==> flow/design.v <==
module ALU(a,b,cmd,res);
input [15:0] a,b;
input [2:0] cmd;
output [15:0] res;
assign res = (cmd==0) ? a+b : 
					(cmd==1) ? a-b : 
					(cmd==2) ? a&b : 
					(cmd==3) ? a|b : 
					(cmd==4) ? a^b : 
					(cmd==5) ? a << b : 
					(cmd==6) ? a >> b : 
					a >>> b;
endmodule
module MUX(sel,a,b,out);
parameter n=16;
input sel;
input [n-1:0] a,b;
output [n-1:0] out;
assign out = sel?b:a;
endmodule
module MUX2(sel,a,b,c,out);
parameter n=16;
input [1:0]sel;
input [n-1:0] a,b,c;
output [n-1:0] out;
assign out = sel==0?a:sel==1?b:c;
endmodule
module adder(a,b,result);
input[15:0] a,b;
output [15:0] result;
assign result = a+b;
endmodule
module sign_extend(in,out);
input [5:0] in;
output [15:0] out;
assign out= {{10{in[5]}},in};
endmodule
module controller(opcode,alu_com,w_en,pc_sel,reg1_data,reg2sel,alu_src,mem_write_en,mem_to_reg);
input [3:0] opcode;
input [15:0] reg1_data;
output reg w_en;
output pc_sel,reg2sel,alu_src,mem_write_en,mem_to_reg;
output reg [2:0] alu_com;
assign pc_sel= (opcode==4'b1100 &&reg1_data==0)?1:0;
assign reg2sel = (opcode==11)?1:0;
assign alu_src = (opcode>=9 && opcode <=11)?1:0;
assign mem_write_en = (opcode==11)?1:0;
assign mem_to_reg = (opcode==10)?0:1;
always@(opcode)begin
	case(opcode)
		1: alu_com=0;
		2: alu_com=1;
		3: alu_com=2;
		4: alu_com=3;
		5: alu_com=4;
		6: alu_com=5;
		7: alu_com=6;
		8: alu_com=7;
		9: alu_com=0;
		10: alu_com=0;
		11: alu_com=0;
		default: alu_com=0;
	endcase
	if(opcode>=1 && opcode <=10)
		w_en=1'b1;
	else
		w_en=1'b0;
end
endmodule
module hazard_detection(opcode,r1_decode,r2_decode,w_decode,w_exec,w_mem,w_wb,stall);
input [2:0] r1_decode,r2_decode,w_decode,w_exec,w_mem,w_wb;
input [3:0] opcode;
output stall;
assign stall = ( opcode >=1 && opcode <= 8)?
				(((r1_decode!=0) &&(r1_decode == w_exec || r1_decode==w_mem || r1_decode == w_wb))||
				((r2_decode!=0)&&( r2_decode == w_exec || r2_decode==w_mem || r2_decode == w_wb))?1:0):
				(( opcode== 9 || opcode==12|| opcode==10)?(((r1_decode!=0)&&(r1_decode == w_exec || r1_decode==w_mem || r1_decode == w_wb))?1:0):
				(( opcode == 11)?((((w_decode!=0)&&(w_decode == w_exec || w_decode==w_mem || w_decode == w_wb))||((r1_decode!=0)&&(r1_decode == w_exec || r1_decode==w_mem || r1_decode == w_wb)))?1:0):0));
endmodule
module forwardingUnit(forward_en,wb_mem,wb_wb,mem_reg,reg1,reg2,wb_reg,
									ex_opcode,mem_opcode,ALUsel1,ALUsel2,stall);
input forward_en,wb_mem,wb_wb;
input[2:0] mem_reg,wb_reg,reg1,reg2;
input [3:0] ex_opcode,mem_opcode;
output[1:0] ALUsel1,ALUsel2;
output stall;
assign ALUsel1 = (forward_en==0)?0: (((reg1!=0)&& (reg1==mem_reg))?1:(((reg1!=0)&&(reg1==wb_reg))?2:0))	;
assign ALUsel2 = (forward_en==0)?0: ( ((ex_opcode>=1 && ex_opcode<=8)||ex_opcode==11)?(((reg2!=0)&& (reg2==mem_reg&&wb_mem==1))?1:((reg2!=0)&&(reg2==wb_reg&&wb_wb==1))?2:0):0);
assign stall = (forward_en==0)?0: (((ex_opcode==10&&mem_opcode==11)||(mem_opcode==10)||(ex_opcode==10&&mem_opcode==10))&&(ALUsel1!=0||ALUsel2!=0))?1:0;	
endmodule
module pc(clk,rst,load,in,out);
input clk,rst,load;
input [15:0] in;
output [15:0]out;
reg [15:0] counter;
always@(posedge clk,posedge rst)begin
	if(rst)begin
		counter<=0;
	end
	else if(load) begin
		counter<=in;
	end
end
assign out = counter;
endmodule
module register(clk,rst,en,in,out);
parameter n=16;
input [n-1:0] in;
input clk,rst,en;
output reg [n-1:0] out;
always@(posedge clk,posedge rst) begin
	if(rst) out<=0;
	else if(en)
		out<=in;
end
endmodule
module fetch_id_reg(clk,rst,en,inst_out,inst_out_reg);
input [15:0] inst_out;
input clk,rst,en;
output reg [15:0] inst_out_reg;
always@(posedge clk,posedge rst)begin
 if(rst) inst_out_reg<=0;
 else if(en)
	inst_out_reg<=inst_out;
end
endmodule
module registerFile(clk,rst,rg_wrt_enable,rg_wrt_dest,rg_wrt_data,
		rg_rd_add1,rg_rd_data1,rg_rd_add2,rg_rd_data2,monitor_addr,monitor_data);
input clk,rst;
integer i;
input rg_wrt_enable;
input [2:0] rg_wrt_dest;
input [15:0] rg_wrt_data;
input [2:0] rg_rd_add1,monitor_addr;
output [15:0] rg_rd_data1;
input [2:0] rg_rd_add2;
output [15:0] rg_rd_data2,monitor_data;
reg [15:0] registers [7:0];
assign rg_rd_data1 = registers[rg_rd_add1];
assign rg_rd_data2 = registers[rg_rd_add2];
assign monitor_data = registers[monitor_addr];
always@(negedge clk)begin
	if(rst) begin
		registers [0] <= 0;
		registers [1] <= 0;
		registers [2] <= 0;
		registers [3] <= 0;
		registers [4] <= 0;
		registers [5] <= 0;
		registers [6] <= 0;
		registers [7] <= 0;
	end
	else if(rg_wrt_enable)begin
		registers[rg_wrt_dest] <= rg_wrt_data;
	end
	registers[0] <= 0;
end
endmodule
module mips16(clk,rst,imem_addr,imem_rdata,dmem_addr,dmem_wdata,dmem_we,dmem_rdata,dbg_raddr,dbg_rdata);
defparam id_ex.n=68;
defparam ex_mem.n=42;
defparam mem_wb.n=37;
input clk,rst;
output [15:0] imem_addr;
input [15:0] imem_rdata;
output [15:0] dmem_addr,dmem_wdata;
output dmem_we;
input [15:0] dmem_rdata;
input [2:0] dbg_raddr;
output [15:0] dbg_rdata;
wire pc_sel,reg2sel,alu_src,mem_write_en,mem_to_reg,enable2,enableBase;
wire [15:0] out_src1,out_src2,pc_out,pc_in,adder_out,sign_ex_out,branch_offset,monitor_regFile,aluIn2,mem_out,write_back_data;
wire [15:0] inst_out,inst_out_reg,rg_rd_data1,rg_rd_data2,alu_out,rg_wrt_data,branch_stall;
wire [2:0] alu_com,rg_wrt_dest,reg2src;
wire [67:0] id_ex_reg_out,id_ex_input,id_ex_next;
wire [41:0] ex_mem_reg_out,ex_mem_input;
wire [36:0] mem_wb_reg_out;
wire [1:0] ALUsel1,ALUsel2;
wire w_en,rg_wrt_enable,stall,reg_enable,memory_stall,forward_en,branch_hazard;
wire ready = 1'b0;
sign_extend ex(inst_out_reg[5:0],sign_ex_out);
adder add_offset(sign_ex_out,pc_out,branch_offset);
adder add1(16'd1,pc_out,adder_out);
MUX pc_mux(pc_sel,adder_out,branch_offset,pc_in);
pc p1(clk,rst,enableBase,pc_in,pc_out);
assign imem_addr = pc_out;
assign inst_out = imem_rdata;
assign branch_stall=inst_out& {16{~pc_sel}};
fetch_id_reg fe_id_reg(clk,rst,enableBase,branch_stall,inst_out_reg);
controller control(inst_out_reg[15:12],alu_com,w_en,pc_sel,rg_rd_data1,reg2sel,alu_src,mem_write_en,mem_to_reg);
hazard_detection hazard_detect(inst_out_reg[15:12],inst_out_reg[8:6],inst_out_reg[5:3],
								inst_out_reg[11:9],id_ex_reg_out[37:35],ex_mem_reg_out[2:0],mem_wb_reg_out[2:0],stall);
MUX #(3) reg2mux(reg2sel,inst_out_reg[5:3],inst_out_reg[11:9],reg2src);
registerFile regFile(clk,rst,rg_wrt_enable,rg_wrt_dest,rg_wrt_data,inst_out_reg[8:6],
				rg_rd_data1,reg2src,rg_rd_data2,dbg_raddr,monitor_regFile);
assign dbg_rdata = monitor_regFile;
assign id_ex_input = {inst_out_reg[15:12],inst_out_reg[8:6],reg2src,mem_to_reg,mem_write_en,alu_src,sign_ex_out,w_en,inst_out_reg[11:9],alu_com,rg_rd_data1,rg_rd_data2};
assign id_ex_next = memory_stall ? {id_ex_reg_out[67:32],out_src1,out_src2} : id_ex_input&{68{reg_enable}};
register id_ex(clk,rst,~ready,id_ex_next,id_ex_reg_out);
forwardingUnit fw(forward_en,ex_mem_reg_out[3],mem_wb_reg_out[3],ex_mem_reg_out[2:0]&{3{ex_mem_reg_out[3]}},id_ex_reg_out[63:61],id_ex_reg_out[60:58],mem_wb_reg_out[2:0]&{3{mem_wb_reg_out[3]}},
									id_ex_reg_out[67:64],ex_mem_reg_out[41:38],ALUsel1,ALUsel2,memory_stall);
MUX2 src2(ALUsel2,id_ex_reg_out[15:0],ex_mem_reg_out[19:4],write_back_data,out_src2);
MUX aluMux(id_ex_reg_out[55],out_src2,id_ex_reg_out[54:39],aluIn2);
MUX2 src1(ALUsel1,id_ex_reg_out[31:16],ex_mem_reg_out[19:4],write_back_data,out_src1);
ALU alu(out_src1,aluIn2,id_ex_reg_out[34:32],alu_out);
assign ex_mem_input = {id_ex_reg_out[67:64],id_ex_reg_out[57:56],out_src2,alu_out,id_ex_reg_out[38],id_ex_reg_out[37:35]};
register ex_mem(clk,rst,~ready,ex_mem_input&{42{~memory_stall}},ex_mem_reg_out);
assign dmem_addr = ex_mem_reg_out[19:4];
assign dmem_wdata = ex_mem_reg_out[35:20];
assign dmem_we = ex_mem_reg_out[36];
assign mem_out = dmem_rdata;
register mem_wb(clk,rst,1'b1,{ex_mem_reg_out[37],mem_out,ex_mem_reg_out[19:0]}&{37{~ready}},mem_wb_reg_out);
MUX wb_mux(mem_wb_reg_out[36],mem_wb_reg_out[35:20],mem_wb_reg_out[19:4],write_back_data);
assign rg_wrt_enable=mem_wb_reg_out[3];
assign rg_wrt_dest = mem_wb_reg_out[2:0];
assign rg_wrt_data = write_back_data;
assign forward_en = 1'b1;
assign branch_hazard = stall & (inst_out_reg[15:12]==4'd12);
assign reg_enable = ~branch_hazard;
assign enable2 = (forward_en==1&&memory_stall==1)?0:1;
assign enableBase = enable2 & reg_enable & ~ready;
endmodule
Step by step through the tools: mips16
Tool output for the design above, in the order of the flow.
Lines are those of the file above, counted from 1.
Operators carry their Yosys type and port widths (W data, S select, Z words).
Library cell names are shortened.
The mark -- stands for no value.
Design
  design top: mips16
  clock: clk
  library: sky130hd
  corner: tt_025C_1v80

Elaborated design
Yosys after proc, flatten, opt, wreduce and memory -nomap, before mapping. Enables and synchronous resets that opt folds into registers are not counted as muxes. Memory bits, and registers merged into a memory's read port (data or address), are not among the register bits. Print and check cells are not counted. Equal cells are merged and count once.
Yosys's memory passes give these memory sizes; they may raise the number of words (mostly to a power of two), join words into wider ones and drop unused or constant bits.
Operators by class
  $add $sub $neg: 4
  multiply operators: 0
  divide/modulo/power cells: 0
  magnitude comparators: 7
  equal/unequal tests: 30
  shifts and indexed selects: 3
  muxes and demuxes: 41
  bitwise logic cells: 16
  reductions and logical operators: 42
Operators by type and width (count)
  $mux W16: 16
  $and A68 B68 Y68: 1
  $and A42 B42 Y42: 1
  $eq A3 B3 Y1: 13
  $add A16 B16 Y16: 2
  $and A16 B16 Y16: 2
  $eq A4 B4 Y1 const B: 8
  $mux W32: 1
  $logic_and A1 B1 Y1: 17
  $add A1 B16 Y16 const A: 1
  $sub A16 B16 Y16: 1
  $or A16 B16 Y16: 1
  $xor A16 B16 Y16: 1
  $shl A16 B16 Y16: 1
  $shr A16 B16 Y16: 1
  $sshr A16 B16 Y16: 1
  $logic_not A16 Y1: 1
  $le A4 B4 Y1 const B: 4
  $mux W1: 16
  $reduce_bool A3 Y1: 5
  $logic_or A1 B1 Y1: 14
  $eq A3 B3 Y1 const B: 4
  $mux W2: 5
  $mux W3: 3
  $ge A4 B1 Y1 const B: 2
  $eq A3 B2 Y1 const B: 2
  $and A3 B3 Y3: 2
  $not A1 Y1: 4
Not listed: further kinds 8, cells in them 13.
Bit counts
  flip-flop bits (word level): 179
  latch bits: 0
  bits in writable memories: 128
  bits in read-only memories: 48
  memories kept: 2
  output and inout bits: 65
Memory list
  regFile.registers: depth 8, width 16, RTL line 138  | reg [15:0] registers [7:0];
  (name not given): depth 16, width 3, RTL line 50  | case(opcode)

Longest topological paths
Depth = most cells in a row (Yosys ltp): at word level without a register or memory, in the mapped netlist without a sequential cell, where the memories' decode and read muxes count.
Depth
  depth in word-level cells: 20
  ABC_AREA: 0
  depth in mapped cells: 24
  depth with buffers taken out: 20

Synthesis result
Yosys stat after the flow's synthesis: flattened, memories mapped to cells. It holds for the ABC_AREA given above (unset counts as 0); a run with the other value may have another netlist.
Mapped netlist
  cell count: 1919
  cell area after synthesis: 19612.6 µm²
  mapped flip-flops: 297
  buffer cells: 169
Cells by type
  dfrtp_1: count 169, area in all 4.23E+03 µm²
  edfxtp_1: count 112, area in all 3.36E+03 µm²
  mux4_2: count 96, area in all 2.16E+03 µm²
  ha_1: count 77, area in all 963.424 µm²
  mux2i_1: count 94, area in all 940.902 µm²
  nor2_1: count 209, area in all 784.502 µm²
  o21ai_0: count 107, area in all 535.514 µm²
  nand2_1: count 142, area in all 533.011 µm²
  a21oi_1: count 73, area in all 365.35 µm²
  xnor2_1: count 39, area in all 341.578 µm²
  o22ai_1: count 53, area in all 331.568 µm²
  dfxtp_1: count 16, area in all 320.307 µm²
  clkbuf_1: count 83, area in all 311.549 µm²
  inv_1: count 77, area in all 289.027 µm²
  buf_4: count 36, area in all 270.259 µm²
  mux2_2: count 23, area in all 258.998 µm²
  xor2_1: count 23, area in all 201.443 µm²
  nand3_1: count 40, area in all 200.192 µm²
Not listed: further types 76, cells in them 450.
By module: a second synthesis without flattening, with its own total; a netlist apart from the flattened one above.
Second synthesis, totals
  cells (unflattened synthesis): 2178
  area (unflattened synthesis): 24855.1 µm²
Each row is one instance without its submodules.
Modules
  registerFile: instances 1, cells 468, area 7718.7 µm², seq. area 3683.5 µm²
  ALU: instances 1, cells 587, area 4022.6 µm², seq. area 0.0 µm²
  register #(n=68): instances 1, cells 145, area 2618.8 µm², seq. area 1701.6 µm²
  mips16: instances 1, cells 233, area 1886.8 µm², seq. area 0.0 µm²
  register #(n=42): instances 1, cells 90, area 1769.2 µm², seq. area 1051.0 µm²
  register #(n=37): instances 1, cells 79, area 1530.2 µm², seq. area 925.9 µm²
  adder: instances 2, cells 98, area 747.0 µm², seq. area 0.0 µm²
  MUX: instances 3, cells 18, area 249.0 µm², seq. area 0.0 µm²
  MUX2: instances 2, cells 53, area 344.1 µm², seq. area 0.0 µm²
  fetch_id_reg: instances 1, cells 35, area 653.1 µm², seq. area 400.4 µm²
  pc: instances 1, cells 35, area 653.1 µm², seq. area 400.4 µm²
  hazard_detection: instances 1, cells 58, area 409.1 µm², seq. area 0.0 µm²
  forwardingUnit: instances 1, cells 39, area 286.5 µm², seq. area 0.0 µm²
  controller: instances 1, cells 34, area 224.0 µm², seq. area 0.0 µm²
Further modules, not shown: 2.

Subject: mips16 on sky130hd, stored results

Hello all,

Module mips16, platform sky130hd: 5 stored runs of the flow (Yosys, OpenROAD) with differing settings, in no particular order. Input and output delays are each 20% of the period that was set; the output load is 0.01 pF.

settings of run 1
{
  "CAP_MARGIN": 0,
  "CORE_UTILIZATION": 17,
  "CTS_CLUSTER_DIAMETER": 110,
  "CTS_CLUSTER_SIZE": 60,
  "GPL_TIMING_DRIVEN": 0,
  "MAX_ROUTING_LAYER": "met4",
  "MIN_ROUTING_LAYER": "met1",
  "SLEW_MARGIN": 40,
  "period_ns": 11.4,
  "CORE_MARGIN": 2
}
report of run 1
yosys chip area after synthesis (um^2): 19612.6
finish__design__die__area: 118102.0
finish__design__instance__area__stdcell: 23799.1
finish__timing__setup__ws: 0.446

settings of run 2
{
  "CAP_MARGIN": 40,
  "CELL_PAD_IN_SITES_DETAIL_PLACEMENT": 2,
  "CORE_ASPECT_RATIO": 0.98,
  "CORE_UTILIZATION": 67,
  "CTS_CLUSTER_DIAMETER": 43,
  "GPL_ROUTABILITY_DRIVEN": 1,
  "GPL_TIMING_DRIVEN": 1,
  "PLACE_DENSITY_LB_ADDON": 0.06,
  "SETUP_SLACK_MARGIN": 0.88,
  "SLEW_MARGIN": 25,
  "TNS_END_PERCENT": 95,
  "period_ns": 19.4,
  "CORE_MARGIN": 2
}
report of run 2: did not finish, place, DPL-0033

settings of run 3
{
  "ABC_AREA": 1,
  "CAP_MARGIN": 20,
  "CELL_PAD_IN_SITES_DETAIL_PLACEMENT": 2,
  "CORE_ASPECT_RATIO": 1.53,
  "CORE_MARGIN": 5,
  "CORE_UTILIZATION": 17,
  "CTS_CLUSTER_DIAMETER": 313,
  "CTS_CLUSTER_SIZE": 40,
  "GPL_ROUTABILITY_DRIVEN": 1,
  "GPL_TIMING_DRIVEN": 1,
  "SETUP_SLACK_MARGIN": 2.82,
  "SLEW_MARGIN": 15,
  "TNS_END_PERCENT": 55,
  "period_ns": 10.5
}
report of run 3
yosys chip area after synthesis (um^2): 19787.7
finish__design__die__area: 123476.0
finish__design__instance__area__stdcell: 25685.9
finish__timing__setup__ws: -0.608

settings of run 4
{
  "ABC_AREA": 0,
  "CAP_MARGIN": 0,
  "CELL_PAD_IN_SITES_DETAIL_PLACEMENT": 2,
  "CELL_PAD_IN_SITES_GLOBAL_PLACEMENT": 1,
  "CORE_ASPECT_RATIO": 0.79,
  "CORE_MARGIN": 2,
  "CTS_CLUSTER_SIZE": 56,
  "GPL_TIMING_DRIVEN": 0,
  "MAX_ROUTING_LAYER": "met4",
  "MIN_ROUTING_LAYER": "met2",
  "PLACE_DENSITY_LB_ADDON": 0.21,
  "SETUP_SLACK_MARGIN": 0.08,
  "SLEW_MARGIN": 40,
  "TNS_END_PERCENT": 45,
  "period_ns": 11.0,
  "CORE_UTILIZATION": 40
}
report of run 4: did not finish, route, GRT-0116

settings of run 5
{
  "ABC_AREA": 1,
  "CAP_MARGIN": 20,
  "CORE_ASPECT_RATIO": 1.53,
  "CORE_MARGIN": 5,
  "CORE_UTILIZATION": 17,
  "CTS_CLUSTER_DIAMETER": 347,
  "GPL_ROUTABILITY_DRIVEN": 0,
  "GPL_TIMING_DRIVEN": 0,
  "SETUP_SLACK_MARGIN": 2.82,
  "period_ns": 10.5,
  "SLEW_MARGIN": 20
}
report of run 5
yosys chip area after synthesis (um^2): 19787.7
finish__design__die__area: 123476.0
finish__design__instance__area__stdcell: 27279.9
finish__timing__setup__ws: 1.002

Thanks
